==> flow/design.v <==
`timescale 1ns / 1ps
module chacha20_quarter#(parameter N = 32)(
    input wire [N-1:0] a,
    input wire [N-1:0] b,
    input wire [N-1:0] c,
    input wire [N-1:0] d,
    output wire [N-1:0] a_out,
    output wire [N-1:0] b_out,
    output wire [N-1:0] c_out,
    output wire [N-1:0] d_out
);
function [N-1:0] rotate_left;
    input [N-1:0] value;
    input integer amount;
    begin
        rotate_left = (value << amount) | (value >> (32 - amount));
    end
endfunction
wire [N-1:0] a1, b1, c1, d1;
wire [N-1:0] a2, b2, c2, d2;
assign a1 = a + b;
assign d1 = rotate_left(d ^ a1, 16);
assign c1 = c + d1;
assign b1 = rotate_left(b ^ c1, 12);
assign a2 = a1 + b1;
assign d2 = rotate_left(d1 ^ a2, 8);
assign c2 = c1 + d2;
assign b2 = rotate_left(b1 ^ c2, 7);
assign a_out = a2;
assign b_out = b2;
assign c_out = c2;
assign d_out = d2;
endmodule
`timescale 1ns / 1ps
module multiple_rounds#(parameter N = 32, parameter M= 20)(
  input clk, input rst,
  input wire [N-1:0] a,
  input wire [N-1:0] b,
  input wire [N-1:0] c,
  input wire [N-1:0] d,
  output wire [N-1:0] a_out,
  output wire [N-1:0] b_out,
  output wire [N-1:0] c_out,
  output wire [N-1:0] d_out,
  output reg ready);
  reg [N-1:0] a_hold_0;
  reg [N-1:0] b_hold_0;
  reg [N-1:0] c_hold_0;
  reg [N-1:0] d_hold_0;
  wire [N-1:0] a_next_0;
  wire [N-1:0] b_next_0;
  wire [N-1:0] c_next_0;
  wire [N-1:0] d_next_0;
  reg [N-1:0] a_hold_1;
  reg [N-1:0] b_hold_1;
  reg [N-1:0] c_hold_1;
  reg [N-1:0] d_hold_1;
  wire [N-1:0] a_next_1;
  wire [N-1:0] b_next_1;
  wire [N-1:0] c_next_1;
  wire [N-1:0] d_next_1;
  reg [N-1:0] a_hold_2;
  reg [N-1:0] b_hold_2;
  reg [N-1:0] c_hold_2;
  reg [N-1:0] d_hold_2;
  wire [N-1:0] a_next_2;
  wire [N-1:0] b_next_2;
  wire [N-1:0] c_next_2;
  wire [N-1:0] d_next_2;
  reg [N-1:0] a_hold_3;
  reg [N-1:0] b_hold_3;
  reg [N-1:0] c_hold_3;
  reg [N-1:0] d_hold_3;
  wire [N-1:0] a_next_3;
  wire [N-1:0] b_next_3;
  wire [N-1:0] c_next_3;
  wire [N-1:0] d_next_3;
  reg [N-1:0] a_hold_4;
  reg [N-1:0] b_hold_4;
  reg [N-1:0] c_hold_4;
  reg [N-1:0] d_hold_4;
  wire [N-1:0] a_next_4;
  wire [N-1:0] b_next_4;
  wire [N-1:0] c_next_4;
  wire [N-1:0] d_next_4;
  reg [N-1:0] a_hold_5;
  reg [N-1:0] b_hold_5;
  reg [N-1:0] c_hold_5;
  reg [N-1:0] d_hold_5;
  wire [N-1:0] a_next_5;
  wire [N-1:0] b_next_5;
  wire [N-1:0] c_next_5;
  wire [N-1:0] d_next_5;
  reg [N-1:0] a_hold_6;
  reg [N-1:0] b_hold_6;
  reg [N-1:0] c_hold_6;
  reg [N-1:0] d_hold_6;
  wire [N-1:0] a_next_6;
  wire [N-1:0] b_next_6;
  wire [N-1:0] c_next_6;
  wire [N-1:0] d_next_6;
  reg [N-1:0] a_hold_7;
  reg [N-1:0] b_hold_7;
  reg [N-1:0] c_hold_7;
  reg [N-1:0] d_hold_7;
  wire [N-1:0] a_next_7;
  wire [N-1:0] b_next_7;
  wire [N-1:0] c_next_7;
  wire [N-1:0] d_next_7;
  reg [N-1:0] a_hold_8;
  reg [N-1:0] b_hold_8;
  reg [N-1:0] c_hold_8;
  reg [N-1:0] d_hold_8;
  wire [N-1:0] a_next_8;
  wire [N-1:0] b_next_8;
  wire [N-1:0] c_next_8;
  wire [N-1:0] d_next_8;
  reg [N-1:0] a_hold_9;
  reg [N-1:0] b_hold_9;
  reg [N-1:0] c_hold_9;
  reg [N-1:0] d_hold_9;
  wire [N-1:0] a_next_9;
  wire [N-1:0] b_next_9;
  wire [N-1:0] c_next_9;
  wire [N-1:0] d_next_9;
  reg [N-1:0] a_hold_10;
  reg [N-1:0] b_hold_10;
  reg [N-1:0] c_hold_10;
  reg [N-1:0] d_hold_10;
  reg [4:0] count;
  reg [4:0] count_next;
  chacha20_quarter rounds_dut0(.a(a_hold_0),.b(b_hold_0),
                              .c(c_hold_0),.d(d_hold_0),
                              .a_out(a_next_0),.b_out(b_next_0),
                              .c_out(c_next_0),.d_out(d_next_0));
  chacha20_quarter rounds_dut1(.a(a_hold_1),.b(b_hold_1),
                              .c(c_hold_1),.d(d_hold_1),
                              .a_out(a_next_1),.b_out(b_next_1),
                              .c_out(c_next_1),.d_out(d_next_1));
  chacha20_quarter rounds_dut2(.a(a_hold_2),.b(b_hold_2),
                              .c(c_hold_2),.d(d_hold_2),
                              .a_out(a_next_2),.b_out(b_next_2),
                              .c_out(c_next_2),.d_out(d_next_2));
  chacha20_quarter rounds_dut3(.a(a_hold_3),.b(b_hold_3),
                              .c(c_hold_3),.d(d_hold_3),
                              .a_out(a_next_3),.b_out(b_next_3),
                              .c_out(c_next_3),.d_out(d_next_3));
  chacha20_quarter rounds_dut4(.a(a_hold_4),.b(b_hold_4),
                              .c(c_hold_4),.d(d_hold_4),
                              .a_out(a_next_4),.b_out(b_next_4),
                              .c_out(c_next_4),.d_out(d_next_4));
  chacha20_quarter rounds_dut5(.a(a_hold_5),.b(b_hold_5),
                              .c(c_hold_5),.d(d_hold_5),
                              .a_out(a_next_5),.b_out(b_next_5),
                              .c_out(c_next_5),.d_out(d_next_5)); 
  chacha20_quarter rounds_dut6(.a(a_hold_6),.b(b_hold_6),
                              .c(c_hold_6),.d(d_hold_6),
                              .a_out(a_next_6),.b_out(b_next_6),
                              .c_out(c_next_6),.d_out(d_next_6));   
  chacha20_quarter rounds_dut7(.a(a_hold_7),.b(b_hold_7),
                              .c(c_hold_7),.d(d_hold_7),
                              .a_out(a_next_7),.b_out(b_next_7),
                              .c_out(c_next_7),.d_out(d_next_7)); 
  chacha20_quarter rounds_dut8(.a(a_hold_8),.b(b_hold_8),
                              .c(c_hold_8),.d(d_hold_8),
                              .a_out(a_next_8),.b_out(b_next_8),
                              .c_out(c_next_8),.d_out(d_next_8));
  chacha20_quarter rounds_dut9(.a(a_hold_9),.b(b_hold_9),
                              .c(c_hold_9),.d(d_hold_9),
                              .a_out(a_next_9),.b_out(b_next_9),
                              .c_out(c_next_9),.d_out(d_next_9));                                                     
  always@(posedge clk or negedge rst)begin
    if(~rst)begin
      a_hold_0 <= 'b0;
      b_hold_0 <= 'b0;
      c_hold_0 <= 'b0;
      d_hold_0 <= 'b0;
    end
    else begin
      a_hold_0 <= a;
      b_hold_0 <= b;
      c_hold_0 <= c;
      d_hold_0 <= d;
    end
  end
  always@(posedge clk or negedge rst)begin
    if(~rst)begin
      a_hold_1 <= 'b0;
      b_hold_1 <= 'b0;
      c_hold_1 <= 'b0;
      d_hold_1 <= 'b0;
    end
    else begin
      a_hold_1 <= a_next_0;
      b_hold_1 <= b_next_0;
      c_hold_1 <= c_next_0;
      d_hold_1 <= d_next_0;
    end
  end
  always@(posedge clk or negedge rst)begin
    if(~rst)begin
      a_hold_2 <= 'b0;
      b_hold_2 <= 'b0;
      c_hold_2 <= 'b0;
      d_hold_2 <= 'b0;
    end
    else begin
      a_hold_2 <= a_next_1;
      b_hold_2 <= b_next_1;
      c_hold_2 <= c_next_1;
      d_hold_2 <= d_next_1;
    end
  end
  always@(posedge clk or negedge rst)begin
    if(~rst)begin
      a_hold_3 <= 'b0;
      b_hold_3 <= 'b0;
      c_hold_3 <= 'b0;
      d_hold_3 <= 'b0;
    end
    else begin
      a_hold_3 <= a_next_2;
      b_hold_3 <= b_next_2;
      c_hold_3 <= c_next_2;
      d_hold_3 <= d_next_2;
    end
  end
  always@(posedge clk or negedge rst)begin
    if(~rst)begin
      a_hold_4 <= 'b0;
      b_hold_4 <= 'b0;
      c_hold_4 <= 'b0;
      d_hold_4 <= 'b0;
    end
    else begin
      a_hold_4 <= a_next_3;
      b_hold_4 <= b_next_3;
      c_hold_4 <= c_next_3;
      d_hold_4 <= d_next_3;
    end
  end
  always@(posedge clk or negedge rst)begin
    if(~rst)begin
      a_hold_5 <= 'b0;
      b_hold_5 <= 'b0;
      c_hold_5 <= 'b0;
      d_hold_5 <= 'b0;
    end
    else begin
      a_hold_5 <= a_next_4;
      b_hold_5 <= b_next_4;
      c_hold_5 <= c_next_4;
      d_hold_5 <= d_next_4;
    end
  end 
  always@(posedge clk or negedge rst)begin
    if(~rst)begin
      a_hold_6 <= 'b0;
      b_hold_6 <= 'b0;
      c_hold_6 <= 'b0;
      d_hold_6 <= 'b0;
    end
    else begin
      a_hold_6 <= a_next_5;
      b_hold_6 <= b_next_5;
      c_hold_6 <= c_next_5;
      d_hold_6 <= d_next_5;
    end
  end 
  always@(posedge clk or negedge rst)begin
    if(~rst)begin
      a_hold_7 <= 'b0;
      b_hold_7 <= 'b0;
      c_hold_7 <= 'b0;
      d_hold_7 <= 'b0;
    end
    else begin
      a_hold_7 <= a_next_6;
      b_hold_7 <= b_next_6;
      c_hold_7 <= c_next_6;
      d_hold_7 <= d_next_6;
    end
  end 
  always@(posedge clk or negedge rst)begin
    if(~rst)begin
      a_hold_8 <= 'b0;
      b_hold_8 <= 'b0;
      c_hold_8 <= 'b0;
      d_hold_8 <= 'b0;
    end
    else begin
      a_hold_8 <= a_next_7;
      b_hold_8 <= b_next_7;
      c_hold_8 <= c_next_7;
      d_hold_8 <= d_next_7;
    end
  end
  always@(posedge clk or negedge rst)begin
    if(~rst)begin
      a_hold_9 <= 'b0;
      b_hold_9 <= 'b0;
      c_hold_9 <= 'b0;
      d_hold_9 <= 'b0;
    end
    else begin
      a_hold_9 <= a_next_8;
      b_hold_9 <= b_next_8;
      c_hold_9 <= c_next_8;
      d_hold_9 <= d_next_8;
    end
  end
  always@(posedge clk or negedge rst)begin
    if(~rst)begin
      a_hold_10 <= 'b0;
      b_hold_10 <= 'b0;
      c_hold_10 <= 'b0;
      d_hold_10 <= 'b0;
      ready <= 'b0;
    end
    else begin
      a_hold_10 <= a_next_9;
      b_hold_10 <= b_next_9;
      c_hold_10 <= c_next_9;
      d_hold_10 <= d_next_9;
      ready <= 1'b1;
    end
  end
  assign a_out = a_hold_10;
  assign b_out = b_hold_10;
  assign c_out = c_hold_10;
  assign d_out = d_hold_10;
endmodule
Appendix: tool output

Reports on multiple_rounds:

Tool output for the design above before and after an edit, in the order of the flow.
Lines under "before" count in the file above, lines under "after" in the edited file.
"difference" is "after" less "before", of the values as shown.
Operators carry their Yosys type and port widths (W data, S select, Z words).
A cell with - has no value.

* design top: multiple_rounds
* clock port: clk
* library: sky130hd
* corner: tt_025C_1v80

Diff:

Unified diff, file above to edited file.
The edit is scripted: it alters the design's behaviour and was not made to optimise anything.

```diff
@@ -39,9 +39,13 @@
   input wire [N-1:0] c,
   input wire [N-1:0] d,
-  output wire [N-1:0] a_out,
+  output wire [N-1:0] a_out_pad,
   output wire [N-1:0] b_out,
   output wire [N-1:0] c_out,
   output wire [N-1:0] d_out,
   output reg ready);
+  wire [N-1:0] a_out;
+  reg [N-1:0] a_out_p1;
+  always @(posedge clk) a_out_p1 <= a_out;
+  assign a_out_pad = a_out_p1;
   reg [N-1:0] a_hold_0;
   reg [N-1:0] b_hold_0;
```

Word level:

Counts by Yosys on the flattened word-level netlist (proc, flatten, opt, wreduce; memories kept). Register bits leave out memories and registers merged into their read ports (data or address); mux counts leave out enables and synchronous resets folded into registers. Print and check cells are left out. Cells with the same type and inputs are merged into one.

Operators by class
* add/subtract/negate cells: before 40, after 40, difference 0
* bitwise operators: before 80, after 80, difference 0

Operator kinds equal on both sides are left out: 6.

Storage and ports
* bits in registers: before 1409, after 1441, difference +32
* elaborated cells: before 165, after 166, difference +1
* input port bits: before 130, after 130, difference 0

Longest topological paths:

Longest topological path by Yosys (ltp), each cell counted once; first at word level (registers and memories cut), then after technology mapping (sequential cells cut; the memories' decode and read muxes count).

Logic depth
* depth after elaboration: before 12, after 12, difference 0
* ABC_AREA: before 0, after 0
* mapped depth: before 52, after 54, difference +2

Netlist:

The flow's flattened synthesis, as Yosys stat reports it; memories are mapped. The netlist is that of the ABC_AREA named above (0 if unset); the other value can give another one.

Cells by type
* sky130_fd_sc_hd__a21oi_1: before 966, after 1030, difference +64
* sky130_fd_sc_hd__o21ai_0: before 481, after 525, difference +44
* sky130_fd_sc_hd__clkbuf_1: before 37, after 81, difference +44
* sky130_fd_sc_hd__a21o_1: before 601, after 636, difference +35
* sky130_fd_sc_hd__dfxtp_1: before 0, after 32, difference +32
* sky130_fd_sc_hd__xnor2_1: before 878, after 906, difference +28
* sky130_fd_sc_hd__nand2b_1: before 131, after 106, difference -25
* sky130_fd_sc_hd__inv_1: before 352, after 376, difference +24
* sky130_fd_sc_hd__o21ai_1: before 34, after 10, difference -24
* sky130_fd_sc_hd__or2_2: before 25, after 45, difference +20
* sky130_fd_sc_hd__and2_1: before 40, after 59, difference +19
* sky130_fd_sc_hd__nand3_1: before 177, after 193, difference +16
* sky130_fd_sc_hd__o21bai_1: before 157, after 143, difference -14
* sky130_fd_sc_hd__o31ai_1: before 54, after 40, difference -14
* sky130_fd_sc_hd__a211oi_1: before 118, after 106, difference -12
* sky130_fd_sc_hd__or3_1: before 36, after 48, difference +12
* sky130_fd_sc_hd__a31o_2: before 30, after 40, difference +10
* sky130_fd_sc_hd__o41ai_1: before 7, after 17, difference +10

Cell types equal on both sides are left out: 16.
The list need not be complete.

Mapped netlist
* cell area after synthesis (um^2): before 105329.8, after 107222.8, difference +1893.0
* buffer cells: before 39, after 82, difference +43
* flip-flops: before 1409, after 1441, difference +32
* mapped cells: before 10643, after 10934, difference +291

The figures by module come from a second, unflattened synthesis with its own total; it is not the netlist above.

Unflattened totals
* cells (unflattened synthesis): before 11620, after 11652, difference +32
* area (unflattened synthesis) (um^2): before 113012.1, after 113652.8, difference +640.7

Each row is one instance without its submodules.

By module, before
* chacha20_quarter: cells 1021, times used 10, area 7775.0 um^2
* multiple_rounds: cells 1410, times used 1, area 35262.6 um^2

By module, after
* chacha20_quarter: cells 1021, times used 10, area 7775.0 um^2
* multiple_rounds: cells 1442, times used 1, area 35903.2 um^2

Worst setup path after synthesis:

Path of least setup slack by OpenSTA after synthesis, without wires, with an ideal clock, recovery checks aside; 20% of the period is set as input and as output delay. Where synthesis merged equal registers, the netlist keeps one of their names.

Path after synthesis
* path type: before register to register, after register to register
* from: before reg b_hold_6[0], after reg b_hold_7[0]
* to: before reg b_hold_7[5], after reg b_hold_8[5]
* library setup time (ps): before 79, after 133, difference +54
* arrival (ps): before 10305, after 10436, difference +131
* driving pins on the path: before 46, after 47, difference +1
* required time (ps): before 17921, after 17867, difference -54
* slack (ps): before 7616, after 7431, difference -185
* period (ps): before 18000, after 18000, difference 0
* path delay (ps): before 10384, after 10569, difference +185
* synthesis period reached (ps): before 10384, after 10569, difference +185

"path delay" = arrival - input delay + setup time.
"driving pins on the path": output pins that drive a net of the path, with the launching flip-flop's if there is one; two outputs of one cell count as two.
"synthesis period reached" is the clock period less the worst setup slack; recovery checks do not enter. This is arithmetic on one report: input and output delays are still those of the set period (20% each).
The rows between start and end are the longest chain of elaborated cells between them; the timing report does not say that the signal goes this way. Where chains are equally long, one stands for them.
Each line given opens the expression or statement behind the cell; cells for indexed reads and writes are added by Yosys, which also makes memories of some case tables.

Between the ends, after synthesis, before:
* cells stage by stage: sky130_fd_sc_hd__dfrtp_1 sky130_fd_sc_hd__ha_1 sky130_fd_sc_hd__fa_1 sky130_fd_sc_hd__a211oi_1 sky130_fd_sc_hd__nor2_1 sky130_fd_sc_hd__a211oi_1 sky130_fd_sc_hd__a211oi_1 sky130_fd_sc_hd__o21a_1 sky130_fd_sc_hd__nor2_1 sky130_fd_sc_hd__o21ai_0 sky130_fd_sc_hd__a21oi_1 sky130_fd_sc_hd__xnor2_1 sky130_fd_sc_hd__xor2_1 sky130_fd_sc_hd__ha_1 sky130_fd_sc_hd__nor2b_1 sky130_fd_sc_hd__a311o_1 sky130_fd_sc_hd__o311a_1 sky130_fd_sc_hd__a221oi_2 [10 not listed] sky130_fd_sc_hd__a221o_1 sky130_fd_sc_hd__nor3_2 sky130_fd_sc_hd__o31ai_1 sky130_fd_sc_hd__a221o_1 sky130_fd_sc_hd__a21oi_2 sky130_fd_sc_hd__xor3_1 sky130_fd_sc_hd__ha_1 sky130_fd_sc_hd__a21o_1 sky130_fd_sc_hd__a21oi_1 sky130_fd_sc_hd__a21boi_0 sky130_fd_sc_hd__a31oi_1 sky130_fd_sc_hd__a21oi_1 sky130_fd_sc_hd__a221oi_1 sky130_fd_sc_hd__o21ai_0 sky130_fd_sc_hd__a21o_1 sky130_fd_sc_hd__nor4b_1 sky130_fd_sc_hd__a211o_1 sky130_fd_sc_hd__xor2_1
* cells in the longest elaborated chain: 12
* elaborated cells between the ends (all ways): 12
* source lines of those cells: 9
* classes of those cells: 4 x add/sub; 8 x logic

RTL lines, path after synthesis, before
* start: declaration: RTL line 95 `reg [N-1:0] b_hold_6;`
* start: assignment: RTL line 259 `b_hold_6 <= 'b0;`
* start: assignment: RTL line 265 `b_hold_6 <= b_next_5;`
* $add A32 B32 Y32: RTL line 21 `assign a1 = a + b;`
* $xor A32 B32 Y32: RTL line 22 `assign d1 = rotate_left(d ^ a1, 16);`
* $or A32 B16 Y32: RTL line 16 `rotate_left = (value << amount) | (value >> (32 - amount));`
* $add A32 B32 Y32: RTL line 23 `assign c1 = c + d1;`
* $xor A32 B32 Y32: RTL line 24 `assign b1 = rotate_left(b ^ c1, 12);`
* $or A32 B12 Y32: RTL line 16
* $add A32 B32 Y32: RTL line 25 `assign a2 = a1 + b1;`
* $xor A32 B32 Y32: RTL line 26 `assign d2 = rotate_left(d1 ^ a2, 8);`
* $or A32 B8 Y32: RTL line 16
* $add A32 B32 Y32: RTL line 27 `assign c2 = c1 + d2;`
* $xor A32 B32 Y32: RTL line 28 `assign b2 = rotate_left(b1 ^ c2, 7);`
* $or A32 B7 Y32: RTL line 16
* end: assignment: RTL line 273 `b_hold_7 <= 'b0;`
* end: assignment: RTL line 279 `b_hold_7 <= b_next_6;`
* end: declaration: RTL line 103 `reg [N-1:0] b_hold_7;`

Between the ends, after synthesis, after:
* cells stage by stage: sky130_fd_sc_hd__dfrtp_1 sky130_fd_sc_hd__ha_1 sky130_fd_sc_hd__fa_1 sky130_fd_sc_hd__a21o_1 sky130_fd_sc_hd__a21oi_1 sky130_fd_sc_hd__o21ai_0 sky130_fd_sc_hd__a21oi_1 sky130_fd_sc_hd__o211ai_1 sky130_fd_sc_hd__a41o_1 sky130_fd_sc_hd__a311o_1 sky130_fd_sc_hd__a21oi_1 sky130_fd_sc_hd__xnor2_1 sky130_fd_sc_hd__xor2_1 sky130_fd_sc_hd__ha_1 sky130_fd_sc_hd__a21o_1 sky130_fd_sc_hd__a21o_1 sky130_fd_sc_hd__a221o_1 sky130_fd_sc_hd__a211oi_1 [11 not listed] sky130_fd_sc_hd__o21ai_0 sky130_fd_sc_hd__or3_1 sky130_fd_sc_hd__nand2b_1 sky130_fd_sc_hd__xnor2_1 sky130_fd_sc_hd__xor2_1 sky130_fd_sc_hd__ha_1 sky130_fd_sc_hd__fa_1 sky130_fd_sc_hd__a21o_1 sky130_fd_sc_hd__a21oi_1 sky130_fd_sc_hd__o211ai_1 sky130_fd_sc_hd__a221oi_1 sky130_fd_sc_hd__o31ai_1 sky130_fd_sc_hd__o31a_1 sky130_fd_sc_hd__a41oi_1 sky130_fd_sc_hd__o21ai_0 sky130_fd_sc_hd__nand4_1 sky130_fd_sc_hd__o211ai_1 sky130_fd_sc_hd__xor2_1
* cells in the longest elaborated chain: 12
* elaborated cells between the ends (all ways): 12
* source lines of those cells: 9
* classes of those cells: 4 x add/sub; 8 x logic

RTL lines, path after synthesis, after
* start: declaration: RTL line 107 `reg [N-1:0] b_hold_7;`
* start: assignment: RTL line 277 `b_hold_7 <= 'b0;`
* start: assignment: RTL line 283 `b_hold_7 <= b_next_6;`
* $add A32 B32 Y32: RTL line 21 `assign a1 = a + b;`
* $xor A32 B32 Y32: RTL line 22 `assign d1 = rotate_left(d ^ a1, 16);`
* $or A32 B16 Y32: RTL line 16 `rotate_left = (value << amount) | (value >> (32 - amount));`
* $add A32 B32 Y32: RTL line 23 `assign c1 = c + d1;`
* $xor A32 B32 Y32: RTL line 24 `assign b1 = rotate_left(b ^ c1, 12);`
* $or A32 B12 Y32: RTL line 16
* $add A32 B32 Y32: RTL line 25 `assign a2 = a1 + b1;`
* $xor A32 B32 Y32: RTL line 26 `assign d2 = rotate_left(d1 ^ a2, 8);`
* $or A32 B8 Y32: RTL line 16
* $add A32 B32 Y32: RTL line 27 `assign c2 = c1 + d2;`
* $xor A32 B32 Y32: RTL line 28 `assign b2 = rotate_left(b1 ^ c2, 7);`
* $or A32 B7 Y32: RTL line 16
* end: assignment: RTL line 291 `b_hold_8 <= 'b0;`
* end: assignment: RTL line 297 `b_hold_8 <= b_next_7;`
* end: declaration: RTL line 115 `reg [N-1:0] b_hold_8;`

Path in the finished layout:

Path of least setup slack in the final report of the runs of pair 1 (OpenROAD, finished layout, wires in). Where an end is a register, its clock arrival counts in the times.
The path's times are printed in steps of 10 ps; the period is the one set.

Path post-layout
* path type: before register to register, after register to register
* from: before reg b_hold_9[0], after reg b_hold_3[0]
* to: before reg b_hold_10[6], after reg b_hold_4[5]
* library setup time (ps): before 130, after 250, difference +120
* period (ps): before 18000, after 18000, difference 0
* required time (ps): before 18720, after 18590, difference -130
* arrival (ps): before 16090, after 16810, difference +720
* driving pins on the path: before 49, after 50, difference +1
* slack (ps): before 2630, after 1780, difference -850

The rows between start and end are the longest chain of elaborated cells between them; the timing report does not say that the signal goes this way. Where chains are equally long, one stands for them.

Between the ends, post-layout, before:
* cells stage by stage: sky130_fd_sc_hd__dfrtp_1 sky130_fd_sc_hd__ha_1 sky130_fd_sc_hd__inv_1 sky130_fd_sc_hd__fa_1 sky130_fd_sc_hd__nor2b_1 sky130_fd_sc_hd__o21a_1 sky130_fd_sc_hd__o21ai_1 sky130_fd_sc_hd__a211oi_1 sky130_fd_sc_hd__o31ai_1 sky130_fd_sc_hd__nand2b_1 sky130_fd_sc_hd__a21oi_1 sky130_fd_sc_hd__xnor2_1 sky130_fd_sc_hd__xor2_1 sky130_fd_sc_hd__ha_1 sky130_fd_sc_hd__inv_1 sky130_fd_sc_hd__fa_1 sky130_fd_sc_hd__nor2b_1 sky130_fd_sc_hd__o21ai_0 [13 not listed] sky130_fd_sc_hd__a21o_1 sky130_fd_sc_hd__a2bb2oi_1 sky130_fd_sc_hd__a2111oi_0 sky130_fd_sc_hd__o21bai_1 sky130_fd_sc_hd__xnor2_1 sky130_fd_sc_hd__xnor2_1 sky130_fd_sc_hd__xnor2_1 sky130_fd_sc_hd__ha_1 sky130_fd_sc_hd__a21o_1 sky130_fd_sc_hd__a21o_1 sky130_fd_sc_hd__a21oi_1 sky130_fd_sc_hd__a2bb2oi_1 sky130_fd_sc_hd__a31oi_1 sky130_fd_sc_hd__a221oi_1 sky130_fd_sc_hd__o21ai_0 sky130_fd_sc_hd__a211o_1 sky130_fd_sc_hd__xnor3_1 sky130_fd_sc_hd__xnor2_1
* cells in the longest elaborated chain: 12
* elaborated cells between the ends (all ways): 12
* source lines of those cells: 9
* classes of those cells: 4 x add/sub; 8 x logic

RTL lines, path post-layout, before
* start: declaration: RTL line 119 `reg [N-1:0] b_hold_9;`
* start: assignment: RTL line 301 `b_hold_9 <= 'b0;`
* start: assignment: RTL line 307 `b_hold_9 <= b_next_8;`
* $add A32 B32 Y32: RTL line 21 `assign a1 = a + b;`
* $xor A32 B32 Y32: RTL line 22 `assign d1 = rotate_left(d ^ a1, 16);`
* $or A32 B16 Y32: RTL line 16 `rotate_left = (value << amount) | (value >> (32 - amount));`
* $add A32 B32 Y32: RTL line 23 `assign c1 = c + d1;`
* $xor A32 B32 Y32: RTL line 24 `assign b1 = rotate_left(b ^ c1, 12);`
* $or A32 B12 Y32: RTL line 16
* $add A32 B32 Y32: RTL line 25 `assign a2 = a1 + b1;`
* $xor A32 B32 Y32: RTL line 26 `assign d2 = rotate_left(d1 ^ a2, 8);`
* $or A32 B8 Y32: RTL line 16
* $add A32 B32 Y32: RTL line 27 `assign c2 = c1 + d2;`
* $xor A32 B32 Y32: RTL line 28 `assign b2 = rotate_left(b1 ^ c2, 7);`
* $or A32 B7 Y32: RTL line 16
* end: assignment: RTL line 315 `b_hold_10 <= 'b0;`
* end: assignment: RTL line 322 `b_hold_10 <= b_next_9;`
* end: declaration: RTL line 127 `reg [N-1:0] b_hold_10;`

Between the ends, post-layout, after:
* cells stage by stage: sky130_fd_sc_hd__dfrtp_1 sky130_fd_sc_hd__ha_1 sky130_fd_sc_hd__inv_1 sky130_fd_sc_hd__fa_1 sky130_fd_sc_hd__nor2b_1 sky130_fd_sc_hd__o21a_1 sky130_fd_sc_hd__o21ai_0 sky130_fd_sc_hd__a21oi_1 sky130_fd_sc_hd__a211oi_1 sky130_fd_sc_hd__a21oi_1 sky130_fd_sc_hd__a21o_1 sky130_fd_sc_hd__a21oi_1 sky130_fd_sc_hd__xnor2_1 sky130_fd_sc_hd__xor2_1 sky130_fd_sc_hd__ha_1 sky130_fd_sc_hd__fa_1 sky130_fd_sc_hd__a21o_1 sky130_fd_sc_hd__a21oi_1 [14 not listed] sky130_fd_sc_hd__a211oi_1 sky130_fd_sc_hd__o221ai_1 sky130_fd_sc_hd__a41oi_1 sky130_fd_sc_hd__xnor2_1 sky130_fd_sc_hd__xor2_1 sky130_fd_sc_hd__ha_1 sky130_fd_sc_hd__inv_1 sky130_fd_sc_hd__fa_1 sky130_fd_sc_hd__nor2b_1 sky130_fd_sc_hd__o21ai_0 sky130_fd_sc_hd__a21boi_0 sky130_fd_sc_hd__o21ai_0 sky130_fd_sc_hd__o21ai_0 sky130_fd_sc_hd__a211oi_1 sky130_fd_sc_hd__nor3_1 sky130_fd_sc_hd__o21ai_0 sky130_fd_sc_hd__o311ai_0 sky130_fd_sc_hd__xor2_1
* cells in the longest elaborated chain: 12
* elaborated cells between the ends (all ways): 12
* source lines of those cells: 9
* classes of those cells: 4 x add/sub; 8 x logic

RTL lines, path post-layout, after
* start: declaration: RTL line 75 `reg [N-1:0] b_hold_3;`
* start: assignment: RTL line 221 `b_hold_3 <= 'b0;`
* start: assignment: RTL line 227 `b_hold_3 <= b_next_2;`
* $add A32 B32 Y32: RTL line 21 `assign a1 = a + b;`
* $xor A32 B32 Y32: RTL line 22 `assign d1 = rotate_left(d ^ a1, 16);`
* $or A32 B16 Y32: RTL line 16 `rotate_left = (value << amount) | (value >> (32 - amount));`
* $add A32 B32 Y32: RTL line 23 `assign c1 = c + d1;`
* $xor A32 B32 Y32: RTL line 24 `assign b1 = rotate_left(b ^ c1, 12);`
* $or A32 B12 Y32: RTL line 16
* $add A32 B32 Y32: RTL line 25 `assign a2 = a1 + b1;`
* $xor A32 B32 Y32: RTL line 26 `assign d2 = rotate_left(d1 ^ a2, 8);`
* $or A32 B8 Y32: RTL line 16
* $add A32 B32 Y32: RTL line 27 `assign c2 = c1 + d2;`
* $xor A32 B32 Y32: RTL line 28 `assign b2 = rotate_left(b1 ^ c2, 7);`
* $or A32 B7 Y32: RTL line 16
* end: assignment: RTL line 235 `b_hold_4 <= 'b0;`
* end: assignment: RTL line 241 `b_hold_4 <= b_next_3;`
* end: declaration: RTL line 83 `reg [N-1:0] b_hold_4;`

Measured runs:

Runs of the flow (Yosys, OpenROAD) on both versions; the two runs of a pair have the same settings. The constraints put input and output delay at 20% of the set period each and load the outputs with 0.01 pF.

Settings, pair 1:
* CORE_UTILIZATION: 45
* PLACE_DENSITY: 0.6
* period_ns: 18.0
* CAP_MARGIN: 20
* CORE_MARGIN: 2
* SLEW_MARGIN: 20

Measured results, pair 1
* achieved period (ps): before 15374, after 16220, difference +846
* final design utilization (%): before 50.7, after 50.4, difference -0.3
* lowest hold slack (ps): before 691, after 337, difference -354
* worst setup slack after layout (ps): before 2626, after 1780, difference -846
* cell area after synthesis (um^2): before 105329.8, after 107222.8, difference +1893.0
* std-cell area (final layout) (um^2): before 117922.0, after 119725.0, difference +1803.0
* total die area (um^2): before 237954.0, after 242192.0, difference +4238.0

Settings, pair 2:
* CAP_MARGIN: 25
* CELL_PAD_IN_SITES_DETAIL_PLACEMENT: 0
* CORE_ASPECT_RATIO: 1.18
* CORE_UTILIZATION: 54
* GPL_TIMING_DRIVEN: 0
* MAX_ROUTING_LAYER: met5
* PLACE_DENSITY_LB_ADDON: 0.29
* period_ns: 20.5
* CORE_MARGIN: 2
* SLEW_MARGIN: 20

Measured results, pair 2
* achieved period (ps): before 15548, after 15329, difference -219
* final design utilization (%): before 60.2, after 60.3, difference +0.1
* lowest hold slack (ps): before 673, after 335, difference -338
* worst setup slack after layout (ps): before 4952, after 5171, difference +219
* cell area after synthesis (um^2): before 105329.8, after 107222.8, difference +1893.0
* std-cell area (final layout) (um^2): before 116970.0, after 118899.0, difference +1929.0
* total die area (um^2): before 198615.0, after 202153.0, difference +3538.0

"achieved period" is the run's clock period less its worst setup slack. It is reckoned from that one timing run; input and output delays stay at 20% of the period that was set.
